==> flow/design.v <==
`timescale 1ns / 1ps
module accelerator (
    input  wire clk,
    input  wire rst_n,
    input  wire in_valid,
    input  wire [31:0] in_data,
    output wire in_ready,
    output wire out_valid,
    output wire [31:0] out_data,
    input  wire out_ready
);
parameter MAX_SHAPES = 8;
parameter MAX_REGION_W = 64;
parameter MAX_REGION_H = 64;
parameter MAX_SHAPE_CELLS = 16;
function integer clog2;
    input integer value;
    integer v;
    begin
        v = value - 1;
        for (clog2 = 0; v > 0; clog2 = clog2 + 1)
            v = v >> 1;
    end
endfunction
localparam integer SHAPE_IDX_W = clog2(MAX_SHAPES + 1);
localparam ST_IDLE        = 3'd0;
localparam ST_LOAD_SHAPES = 3'd1;
localparam ST_LOAD_REGION = 3'd2;
localparam ST_OUTPUT      = 3'd3;
reg [2:0] state;
reg [15:0] num_shapes;
reg [15:0] num_regions;
reg [15:0] regions_seen;
reg [31:0] regions_that_fit;
reg [7:0] shape_num_cells [0:MAX_SHAPES-1];
reg [SHAPE_IDX_W-1:0] shape_idx;
reg [1:0] shape_substate;  
reg [7:0] cells_remaining;
reg [15:0] region_w;
reg [15:0] region_h;
reg [7:0] region_q [0:MAX_SHAPES-1];
reg [1:0] region_substate;  
integer i;
wire accept = in_valid && in_ready;
wire shape_loading_done = (shape_idx >= num_shapes);
wire region_loading_done = (regions_seen >= num_regions);
assign in_ready =
    (state == ST_IDLE)        ? 1'b1 :
    (state == ST_LOAD_SHAPES) ? !shape_loading_done :
    (state == ST_LOAD_REGION) ? !region_loading_done :
    1'b0;  
assign out_valid = (state == ST_OUTPUT);
assign out_data  = regions_that_fit;
always @(posedge clk) begin
    if (!rst_n) begin
        state <= ST_IDLE;
        num_shapes <= 16'd0;
        num_regions <= 16'd0;
        regions_seen <= 16'd0;
        regions_that_fit <= 32'd0;
        shape_idx <= {SHAPE_IDX_W{1'b0}};
        shape_substate <= 2'd0;
        cells_remaining <= 8'd0;
        region_substate <= 2'd0;
        region_w <= 16'd0;
        region_h <= 16'd0;
        for (i = 0; i < MAX_SHAPES; i = i + 1) begin
            shape_num_cells[i] <= 8'd0;
            region_q[i] <= 8'd0;
        end
    end else begin
        case (state)
            ST_IDLE: begin
                if (accept) begin
                    num_shapes <= (in_data[15:0] > MAX_SHAPES) ? MAX_SHAPES : in_data[15:0];
                    num_regions <= in_data[31:16];
                    regions_seen <= 16'd0;
                    regions_that_fit <= 32'd0;
                    shape_idx <= {SHAPE_IDX_W{1'b0}};
                    shape_substate <= 2'd0;
                    cells_remaining <= 8'd0;
                    region_substate <= 2'd0;
                    state <= ST_LOAD_SHAPES;
                end
            end
            ST_LOAD_SHAPES: begin
                if (shape_idx >= num_shapes) begin
                    region_substate <= 2'd0;
                    state <= ST_LOAD_REGION;
                end else if (accept) begin
                    case (shape_substate)
                        2'd0: begin
                            shape_num_cells[shape_idx] <= in_data[23:16];
                            cells_remaining <= in_data[23:16];
                            if (in_data[23:16] == 0) begin
                                shape_idx <= shape_idx + 1'b1;
                                shape_substate <= 2'd0;
                            end else begin
                                shape_substate <= 2'd1;
                            end
                        end
                        2'd1: begin
                            if (cells_remaining <= 8'd4) begin
                                cells_remaining <= 8'd0;
                                shape_idx <= shape_idx + 1'b1;
                                shape_substate <= 2'd0;
                            end else begin
                                cells_remaining <= cells_remaining - 8'd4;
                                shape_substate <= 2'd1;
                            end
                        end
                        default: shape_substate <= 2'd0;
                    endcase
                end
            end
            ST_LOAD_REGION: begin
                if (regions_seen >= num_regions) begin
                    state <= ST_OUTPUT;
                end else if (accept) begin
                    case (region_substate)
                        2'd0: begin
                            region_w <= in_data[15:0];
                            region_h <= in_data[31:16];
                            for (i = 0; i < MAX_SHAPES; i = i + 1) begin
                                region_q[i] <= 8'd0;
                            end
                            region_substate <= 2'd1;
                        end
                        2'd1: begin
                            region_q[0] <= in_data[7:0];
                            if (MAX_SHAPES > 1) region_q[1] <= in_data[15:8];
                            if (MAX_SHAPES > 2) region_q[2] <= in_data[23:16];
                            if (MAX_SHAPES > 3) region_q[3] <= in_data[31:24];
                            region_substate <= 2'd2;
                        end
                        2'd2: begin
                            if (MAX_SHAPES > 4) region_q[4] <= in_data[7:0];
                            if (MAX_SHAPES > 5) region_q[5] <= in_data[15:8];
                            if (MAX_SHAPES > 6) region_q[6] <= in_data[23:16];
                            if (MAX_SHAPES > 7) region_q[7] <= in_data[31:24];
                            begin : area_calc_block
                                reg [31:0] ra;
                                reg [31:0] ta;
                                integer k;
                                ra = region_w * region_h;
                                ta = 32'd0;
                                for (k = 0; (k < MAX_SHAPES) && (k < 4); k = k + 1) begin
                                    ta = ta + (shape_num_cells[k] * region_q[k]);
                                end
                                if (MAX_SHAPES > 4) ta = ta + (shape_num_cells[4] * in_data[7:0]);
                                if (MAX_SHAPES > 5) ta = ta + (shape_num_cells[5] * in_data[15:8]);
                                if (MAX_SHAPES > 6) ta = ta + (shape_num_cells[6] * in_data[23:16]);
                                if (MAX_SHAPES > 7) ta = ta + (shape_num_cells[7] * in_data[31:24]);
                                if (ta <= ra) begin
                                    regions_that_fit <= regions_that_fit + 1'b1;
                                end
                            end
                            regions_seen <= regions_seen + 1'b1;
                            region_substate <= 2'd0;
                        end
                        default: region_substate <= 2'd0;
                    endcase
                end
            end
            ST_OUTPUT: begin
                if (out_valid && out_ready) begin
                    state <= ST_IDLE;
                end
            end
            default: state <= ST_IDLE;
        endcase
    end
end
endmodule
`timescale 1ns / 1ps
module day12_top #(
    parameter MAX_REGION_W = 64,
    parameter MAX_REGION_H = 64
) (
    input  wire clk,
    input  wire rst_n,
    input  wire in_valid,
    input  wire [31:0] in_data,
    output wire in_ready,
    output wire out_valid,
    output wire [31:0] out_data,
    input  wire out_ready
);
accelerator #(
    .MAX_REGION_W(MAX_REGION_W),
    .MAX_REGION_H(MAX_REGION_H)
) accel (
    .clk(clk),
    .rst_n(rst_n),
    .in_valid(in_valid),
    .in_data(in_data),
    .in_ready(in_ready),
    .out_valid(out_valid),
    .out_data(out_data),
    .out_ready(out_ready)
);
endmodule
Ticket comment

Reports on day12_top
Tool output for the design above before and after an edit, in the order of the flow. Lines under "before" count in the file above, lines under "after" in the edited file. "change": "after" minus "before" as printed here. Cell names lack the library's common part. The mark - stands for no value.

Design top: day12_top. Clock port: clk. Cell library: sky130hd. Corner: tt_025C_1v80.

The edit
The edit as a unified diff against the file above. The edit is scripted: it alters the design's behaviour and was not made to optimise anything.

```diff
@@ -187,4 +187,7 @@
     input  wire out_ready
 );
+wire in_ready_0, in_ready_1;
+wire [31:0] out_data_0, out_data_1;
+wire out_valid_0, out_valid_1;
 accelerator #(
     .MAX_REGION_W(MAX_REGION_W),
@@ -195,8 +198,14 @@
     .in_valid(in_valid),
     .in_data(in_data),
-    .in_ready(in_ready),
-    .out_valid(out_valid),
-    .out_data(out_data),
+    .in_ready(in_ready_0),
+    .out_valid(out_valid_0),
+    .out_data(out_data_0),
     .out_ready(out_ready)
 );
+accelerator #( .MAX_REGION_W(MAX_REGION_W), .MAX_REGION_H(MAX_REGION_H) ) accel_alt (.clk(clk),
+    .rst_n(rst_n), .in_valid(~in_valid), .in_data(in_data), .in_ready(in_ready_1),
+    .out_valid(out_valid_1), .out_data(out_data_1), .out_ready(out_ready));
+assign in_ready = in_ready_0 ^ in_ready_1;
+assign out_data = out_data_0 ^ out_data_1;
+assign out_valid = out_valid_0 ^ out_valid_1;
 endmodule
```

Word-level counts
Yosys after proc, flatten, opt, wreduce and memory -nomap, before mapping. Print and check cells are not counted. Equal cells are merged and count once. Memory sizes are those after Yosys's memory passes, which may raise the word count (mostly to a power of two), join words into wider ones and drop unused or constant bits.

Bit counts: RAM bits (before 64, after 128, change +64); input bits (before 36, after 36, change 0); register bits (before 163, after 326, change +163); memories (before 1, after 2, change +1).

Cells by class: equality and inequality tests (before 19, after 38, change +19); $lt $le $gt $ge (before 5, after 9, change +4); bitwise logic cells (before 1, after 6, change +5); $add $sub $neg (before 11, after 22, change +11); muxes and demuxes (before 85, after 167, change +82); reduce/logical cells (before 22, after 43, change +21); $mul (before 9, after 18, change +9).

Operator list: 32-bit two-way mux (before 25, after 50, change +25); 1-bit two-way mux (before 11, after 20, change +9); 3-bit two-way mux (before 9, after 18, change +9); 8-bit two-way mux (before 9, after 18, change +9); 8-bit by 8-bit multiplier with 16-bit output (before 8, after 16, change +8); 32-bit adder (before 7, after 14, change +7); 2-bit two-way mux (before 6, after 12, change +6); 8-bit case mux with 2-bit select (before 6, after 12, change +6); 4-bit two-way mux (before 5, after 10, change +5); 2-bit by 1-bit inequality test with 1-bit output (second input constant) (before 5, after 10, change +5); 2-bit inequality test (second input constant) (before 5, after 10, change +5); 16-bit two-way mux (before 5, after 9, change +4); 4-bit AND reduction (before 4, after 8, change +4); 2-bit case mux with 2-bit select (before 3, after 6, change +3); 5-bit AND reduction (before 3, after 6, change +3); 2-bit nonzero test (before 3, after 6, change +3); 3-bit inequality test (second input constant) (before 3, after 5, change +2); 2-bit by 1-bit equality test with 1-bit output (second input constant) (before 2, after 4, change +2); 3-bit by 2-bit equality test with 1-bit output (second input constant) (before 2, after 4, change +2); 1-bit logical AND (before 2, after 4, change +2); 1-bit zero test (before 2, after 4, change +2); 2-bit zero test (before 2, after 4, change +2); 4-bit case mux with 2-bit select (before 2, after 4, change +2); 1-bit inverter (before 1, after 3, change +2); 1-bit XOR (before 0, after 2, change +2); 16-bit by 1-bit adder with 16-bit output (second input constant) (before 1, after 2, change +1); 32-bit by 1-bit adder with 32-bit output (second input constant) (before 1, after 2, change +1); 4-bit by 1-bit adder with 4-bit output (second input constant) (before 1, after 2, change +1).

Not every row of either side is listed.

Longest topological paths
Depth = most cells in a row (Yosys ltp): at word level without a register or memory, in the mapped netlist without a sequential cell, where the memories' decode and read muxes count.

Logic depth: depth after elaboration (before 34, after 34, change 0); ABC_AREA (before 0, after 0); gate-level depth with buffers (before 57, after 59, change +2); gate-level depth less buffers (before 54, after 57, change +3).

Mapped cells and area
Yosys stat after the flow's synthesis: flattened, memories mapped to cells. It holds for the ABC_AREA given above (unset counts as 0); a run with the other value may have another netlist.

Synthesis totals: cells in the netlist (before 4373, after 8813, change +4440); buffer cells (before 160, after 290, change +130); mapped area (um^2) (before 38687.1, after 77294.1, change +38607.0); sequential part of the area (um^2) (before 5225.0, after 10450.0, change +5225.0); mapped flip-flops (before 229, after 458, change +229).

Cell types: inv_1 (before 705, after 1452, change +747); fa_1 (before 532, after 1064, change +532); and2_1 (before 523, after 1054, change +531); ha_1 (before 506, after 1012, change +506); nand2_1 (before 478, after 969, change +491); a21oi_1 (before 185, after 430, change +245); nor2_1 (before 138, after 309, change +171); dfxtp_1 (before 165, after 330, change +165); o21ai_0 (before 101, after 231, change +130); clkbuf_1 (before 150, after 278, change +128); xnor2_1 (before 147, after 271, change +124); xor2_1 (before 45, after 132, change +87); edfxtp_1 (before 64, after 128, change +64); a21o_1 (before 54, after 116, change +62); nand2b_1 (before 39, after 83, change +44); nor3_1 (before 34, after 74, change +40); nand3_1 (before 78, after 115, change +37); and3_1 (before 28, after 61, change +33).

Not every row of either side is listed. By module: a second synthesis without flattening, with its own total; a netlist apart from the flattened one above.

Unflattened totals: cells (unflattened synthesis) (before 4170, after 8381, change +4211); area (unflattened synthesis) (um^2) (before 37758.7, after 75706.4, change +37947.7).

Each row is one instance without its submodules.

By module, before: accelerator (cells 4170, seq. area 5225.0 um^2, instances 1, area 37758.7 um^2); day12_top (cells 0, seq. area 0.0 um^2, instances 1, area 0.0 um^2).

By module, after: accelerator (cells 4173, seq. area 5225.0 um^2, instances 2, area 37702.4 um^2); day12_top (cells 35, seq. area 0.0 um^2, instances 1, area 301.5 um^2).

Timing after synthesis
OpenSTA on the mapped netlist: ideal clock, no wires. The path of least setup slack (recovery checks aside). Input and output delay are each 20% of the period. Register names are those of the netlist, which keeps one name where synthesis merged equal registers.

Path post-synthesis: path kind (before input to register, after input to register); start point (before input port in_data[2], after input port in_data[2]); end point (before register accel.regions_that_fit[19], after register accel_alt.regions_that_fit[21]); path delay (ns) (before 11.201, after 10.826, change -0.375); setup slack (ns) (before 0.398, after 0.775, change +0.377); buffers on the path (before 3, after 2, change -1); arrival time (ns) (before 14.030, after 13.655, change -0.375); driving pins on the path (before 52, after 51, change -1); period (ns) (before 14.5, after 14.5, change 0.0); input delay (ns) (before 2.900, after 2.900, change 0.000); synthesis period reached (ns) (before 14.102, after 13.725, change -0.377).

"path delay" is the arrival time less input delay plus setup time. "driving pins on the path": output pins that drive a net of the path, with the launching flip-flop's if there is one; two outputs of one cell count as two. "synthesis period reached" = period - worst setup slack (recovery checks aside). The figure is calculated, with input and output delays left at 20% of the set period. The rows between start and end are the longest chain of elaborated cells between them; the timing report does not say that the signal goes this way. Where chains are equally long, one stands for them. Each line given opens the expression or statement behind the cell; cells for indexed reads and writes are added by Yosys, which also makes memories of some case tables. At most two assigning lines are given for a register; there are more.

On the way, post-synthesis, before:
Cell sequence: clkbuf_1 and2_1 fa_1 inv_1 fa_1 fa_1 fa_1 inv_1 ha_1 inv_1 xnor2_1 fa_1 fa_1 fa_1 inv_1 ha_1 nor3_1 a21oi_1 [16 not listed] o21ai_0 a31oi_1 o2bb2a_1 o22ai_1 xnor2_1 ha_1 a21o_1 a21oi_1 a221o_1 a311o_1 a31oi_1 o2111a_1 nand4_1 a2111oi_4 buf_6 buf_12 o31ai_1 a21oi_2. For cells in the longest elaborated chain the number is 31. The figure for elaborated cells on any way between the ends is 33. Classes of those cells: add/sub: 4; mul: 1; compare: 1; eq/ne: 1; mux: 25; reduce/logical: 1.

Ends and longest elaborated chain, post-synthesis, before: from (decl) (line 183) `input  wire [31:0] in_data,`; 8-bit by 8-bit multiplier with 16-bit output (line 150) `if (MAX_SHAPES > 4) ta = ta + (shape_num_cells[4] * in_data[7:0]);`; 32-bit adder (line 150); 32-bit two-way mux (line 120) `case (region_substate)`; 32-bit two-way mux (line 119) `end else if (accept) begin`; 32-bit two-way mux (line 117) `if (regions_seen >= num_regions) begin`; 32-bit two-way mux (line 72) `case (state)`; 32-bit two-way mux (line 55) `if (!rst_n) begin`; [17 not listed]; 32-bit two-way mux (line 55); 32-bit <= comparator (line 154) `if (ta <= ra) begin`; 32-bit two-way mux (line 154); 32-bit two-way mux (line 120); 32-bit two-way mux (line 119); 32-bit two-way mux (line 117); 32-bit case mux with 2-bit select (line 72); to (assign) (line 78) `regions_that_fit <= 32'd0;`; to (assign) (line 155) `regions_that_fit <= regions_that_fit + 1'b1;`; to (decl) (line 34) `reg [31:0] regions_that_fit;`.

On the way, post-synthesis, after:
Cell sequence: clkbuf_1 and2_1 fa_1 fa_1 inv_1 fa_1 inv_1 fa_1 ha_1 a21oi_1 xnor2_1 fa_1 inv_1 ha_1 or4_1 o2111ai_1 nand2b_1 a21oi_1 [15 not listed] a21oi_1 nor2b_1 xor2_1 o21ai_0 xor2_1 ha_1 a21o_1 a21o_1 a21o_1 a21o_1 a21oi_1 a22o_1 a311oi_1 nand4_1 nand2_1 buf_2 or4_1 a21oi_1. For cells in the longest elaborated chain the number is 31. The figure for elaborated cells on any way between the ends is 33. Classes of those cells: add/sub: 4; mul: 1; compare: 1; eq/ne: 1; mux: 25; reduce/logical: 1.

Ends and longest elaborated chain, post-synthesis, after: from (decl) (line 183) `input  wire [31:0] in_data,`; 8-bit by 8-bit multiplier with 16-bit output (line 150) `if (MAX_SHAPES > 4) ta = ta + (shape_num_cells[4] * in_data[7:0]);`; 32-bit adder (line 150); 32-bit two-way mux (line 120) `case (region_substate)`; 32-bit two-way mux (line 119) `end else if (accept) begin`; 32-bit two-way mux (line 117) `if (regions_seen >= num_regions) begin`; 32-bit two-way mux (line 72) `case (state)`; 32-bit two-way mux (line 55) `if (!rst_n) begin`; [17 not listed]; 32-bit two-way mux (line 55); 32-bit <= comparator (line 154) `if (ta <= ra) begin`; 32-bit two-way mux (line 154); 32-bit two-way mux (line 120); 32-bit two-way mux (line 119); 32-bit two-way mux (line 117); 32-bit case mux with 2-bit select (line 72); to (assign) (line 78) `regions_that_fit <= 32'd0;`; to (assign) (line 155) `regions_that_fit <= regions_that_fit + 1'b1;`; to (decl) (line 34) `reg [31:0] regions_that_fit;`.

Worst path after layout
From the final timing report of the runs of set A: the path of least setup slack in the routed layout; clock arrival at registers is part of the times.

Path post-layout: path kind (before input to register, after input to register); start point (before input port in_data[6], after input port in_data[3]); end point (before register accel.regions_that_fit[24], after register accel.regions_that_fit[28]); buffers on the path (before 6, after 6, change 0); arrival time (ns) (before 14.47, after 14.47, change 0.00); setup slack (ns) (before 0.54, after 0.60, change +0.06); period (ns) (before 14.5, after 14.5, change 0.0); driving pins on the path (before 53, after 55, change +2); input delay (ns) (before 2.90, after 2.90, change 0.00).

The rows between start and end are the longest chain of elaborated cells between them; the timing report does not say that the signal goes this way. Where chains are equally long, one stands for them. At most two assigning lines are given for a register; there are more.

On the way, post-layout, before:
Cell sequence: dlymetal6s2s_1 buf_4 and2_1 fa_1 fa_1 fa_1 inv_1 fa_1 inv_1 ha_1 nor2b_1 o21a_1 nor2_1 xnor2_1 fa_1 fa_1 fa_1 ha_1 [17 not listed] ha_2 nor2_1 a2111o_1 maj3_1 nor2_1 ha_1 nand4_1 nor3_1 a221o_1 a311o_1 a31oi_1 o2111a_1 nand4_1 a2111oi_4 buf_6 clkbuf_16 o31ai_1 a21oi_2. For cells in the longest elaborated chain the number is 31. The figure for elaborated cells on any way between the ends is 33. Classes of those cells: add/sub: 4; mul: 1; compare: 1; eq/ne: 1; mux: 25; reduce/logical: 1.

Ends and longest elaborated chain, post-layout, before: from (decl) (line 183) `input  wire [31:0] in_data,`; 8-bit by 8-bit multiplier with 16-bit output (line 150) `if (MAX_SHAPES > 4) ta = ta + (shape_num_cells[4] * in_data[7:0]);`; 32-bit adder (line 150); 32-bit two-way mux (line 120) `case (region_substate)`; 32-bit two-way mux (line 119) `end else if (accept) begin`; 32-bit two-way mux (line 117) `if (regions_seen >= num_regions) begin`; 32-bit two-way mux (line 72) `case (state)`; 32-bit two-way mux (line 55) `if (!rst_n) begin`; [17 not listed]; 32-bit two-way mux (line 55); 32-bit <= comparator (line 154) `if (ta <= ra) begin`; 32-bit two-way mux (line 154); 32-bit two-way mux (line 120); 32-bit two-way mux (line 119); 32-bit two-way mux (line 117); 32-bit case mux with 2-bit select (line 72); to (assign) (line 78) `regions_that_fit <= 32'd0;`; to (assign) (line 155) `regions_that_fit <= regions_that_fit + 1'b1;`; to (decl) (line 34) `reg [31:0] regions_that_fit;`.

On the way, post-layout, after:
Cell sequence: clkbuf_4 buf_4 and2_1 fa_1 fa_1 fa_1 inv_1 fa_1 inv_1 ha_1 inv_1 o21bai_1 a21oi_2 buf_4 nor2b_1 o21a_1 nor2_1 xnor2_1 [19 not listed] o311ai_1 o41ai_1 buf_4 a2bb2oi_1 nor2_1 ha_1 and3_1 nand3_1 or3_4 or4_1 o2111ai_1 a21oi_1 o21ai_1 nor4_4 and4_4 buf_4 o311ai_1 o31ai_2. For cells in the longest elaborated chain the number is 31. The figure for elaborated cells on any way between the ends is 33. Classes of those cells: add/sub: 4; mul: 1; compare: 1; eq/ne: 1; mux: 25; reduce/logical: 1.

Ends and longest elaborated chain, post-layout, after: from (decl) (line 183) `input  wire [31:0] in_data,`; 8-bit by 8-bit multiplier with 16-bit output (line 150) `if (MAX_SHAPES > 4) ta = ta + (shape_num_cells[4] * in_data[7:0]);`; 32-bit adder (line 150); 32-bit two-way mux (line 120) `case (region_substate)`; 32-bit two-way mux (line 119) `end else if (accept) begin`; 32-bit two-way mux (line 117) `if (regions_seen >= num_regions) begin`; 32-bit two-way mux (line 72) `case (state)`; 32-bit two-way mux (line 55) `if (!rst_n) begin`; [17 not listed]; 32-bit two-way mux (line 55); 32-bit <= comparator (line 154) `if (ta <= ra) begin`; 32-bit two-way mux (line 154); 32-bit two-way mux (line 120); 32-bit two-way mux (line 119); 32-bit two-way mux (line 117); 32-bit case mux with 2-bit select (line 72); to (assign) (line 78) `regions_that_fit <= 32'd0;`; to (assign) (line 155) `regions_that_fit <= regions_that_fit + 1'b1;`; to (decl) (line 34) `reg [31:0] regions_that_fit;`.

Measured runs
Both versions went through the flow (Yosys, OpenROAD) with the same settings in each pair. Constraints: input delay and output delay 20% of the set period each, output load 0.01 pF.

Flow settings, set A:
For period_ns the number is 14.5. The figure for CAP_MARGIN is 20. The figure for CORE_MARGIN is 2. CORE_UTILIZATION: 40. For SLEW_MARGIN the number is 20.

Results, set A: total design power (mW) (before 6.837, after 14.174, change +7.337); Yosys chip area after synthesis (um^2) (before 38687.1, after 77294.1, change +38607.0); worst-case hold slack (ns) (before 0.455, after 0.455, change 0.000); setup slack of the critical path (ns) (before 0.539, after 0.600, change +0.061); period reached (ns) (before 13.961, after 13.900, change -0.061); area inside the die boundary (um^2) (before 99221.9, after 196768.0, change +97546.1); final design utilization (%) (before 44.6, after 44.3, change -0.3).

Flow settings, set B:
For ABC_AREA the number is 1. CELL_PAD_IN_SITES_GLOBAL_PLACEMENT: 1. CORE_UTILIZATION: 43. Under CTS_CLUSTER_DIAMETER stands 252. GPL_ROUTABILITY_DRIVEN: 1. GPL_TIMING_DRIVEN: 1. MAX_ROUTING_LAYER: met5. PLACE_DENSITY_LB_ADDON: 0.21. Under TNS_END_PERCENT stands 50. For period_ns the number is 18.7. The figure for CAP_MARGIN is 20. The figure for CORE_MARGIN is 2. For SLEW_MARGIN the number is 20.

Results, set B: total design power (mW) (before 4.569, after 9.443, change +4.874); Yosys chip area after synthesis (um^2) (before 40741.6, after 82366.5, change +41624.9); worst-case hold slack (ns) (before 0.446, after 0.427, change -0.019); setup slack of the critical path (ns) (before 3.465, after 3.514, change +0.049); period reached (ns) (before 15.235, after 15.186, change -0.049); area inside the die boundary (um^2) (before 97225.5, after 195068.0, change +97842.5); final design utilization (%) (before 46.2, after 45.6, change -0.6).

"period reached" = clock period - worst setup slack. The figure is calculated, with input and output delays left at 20% of the set period. "total design power": no workload was simulated; the value follows from the tool's default switching activity.
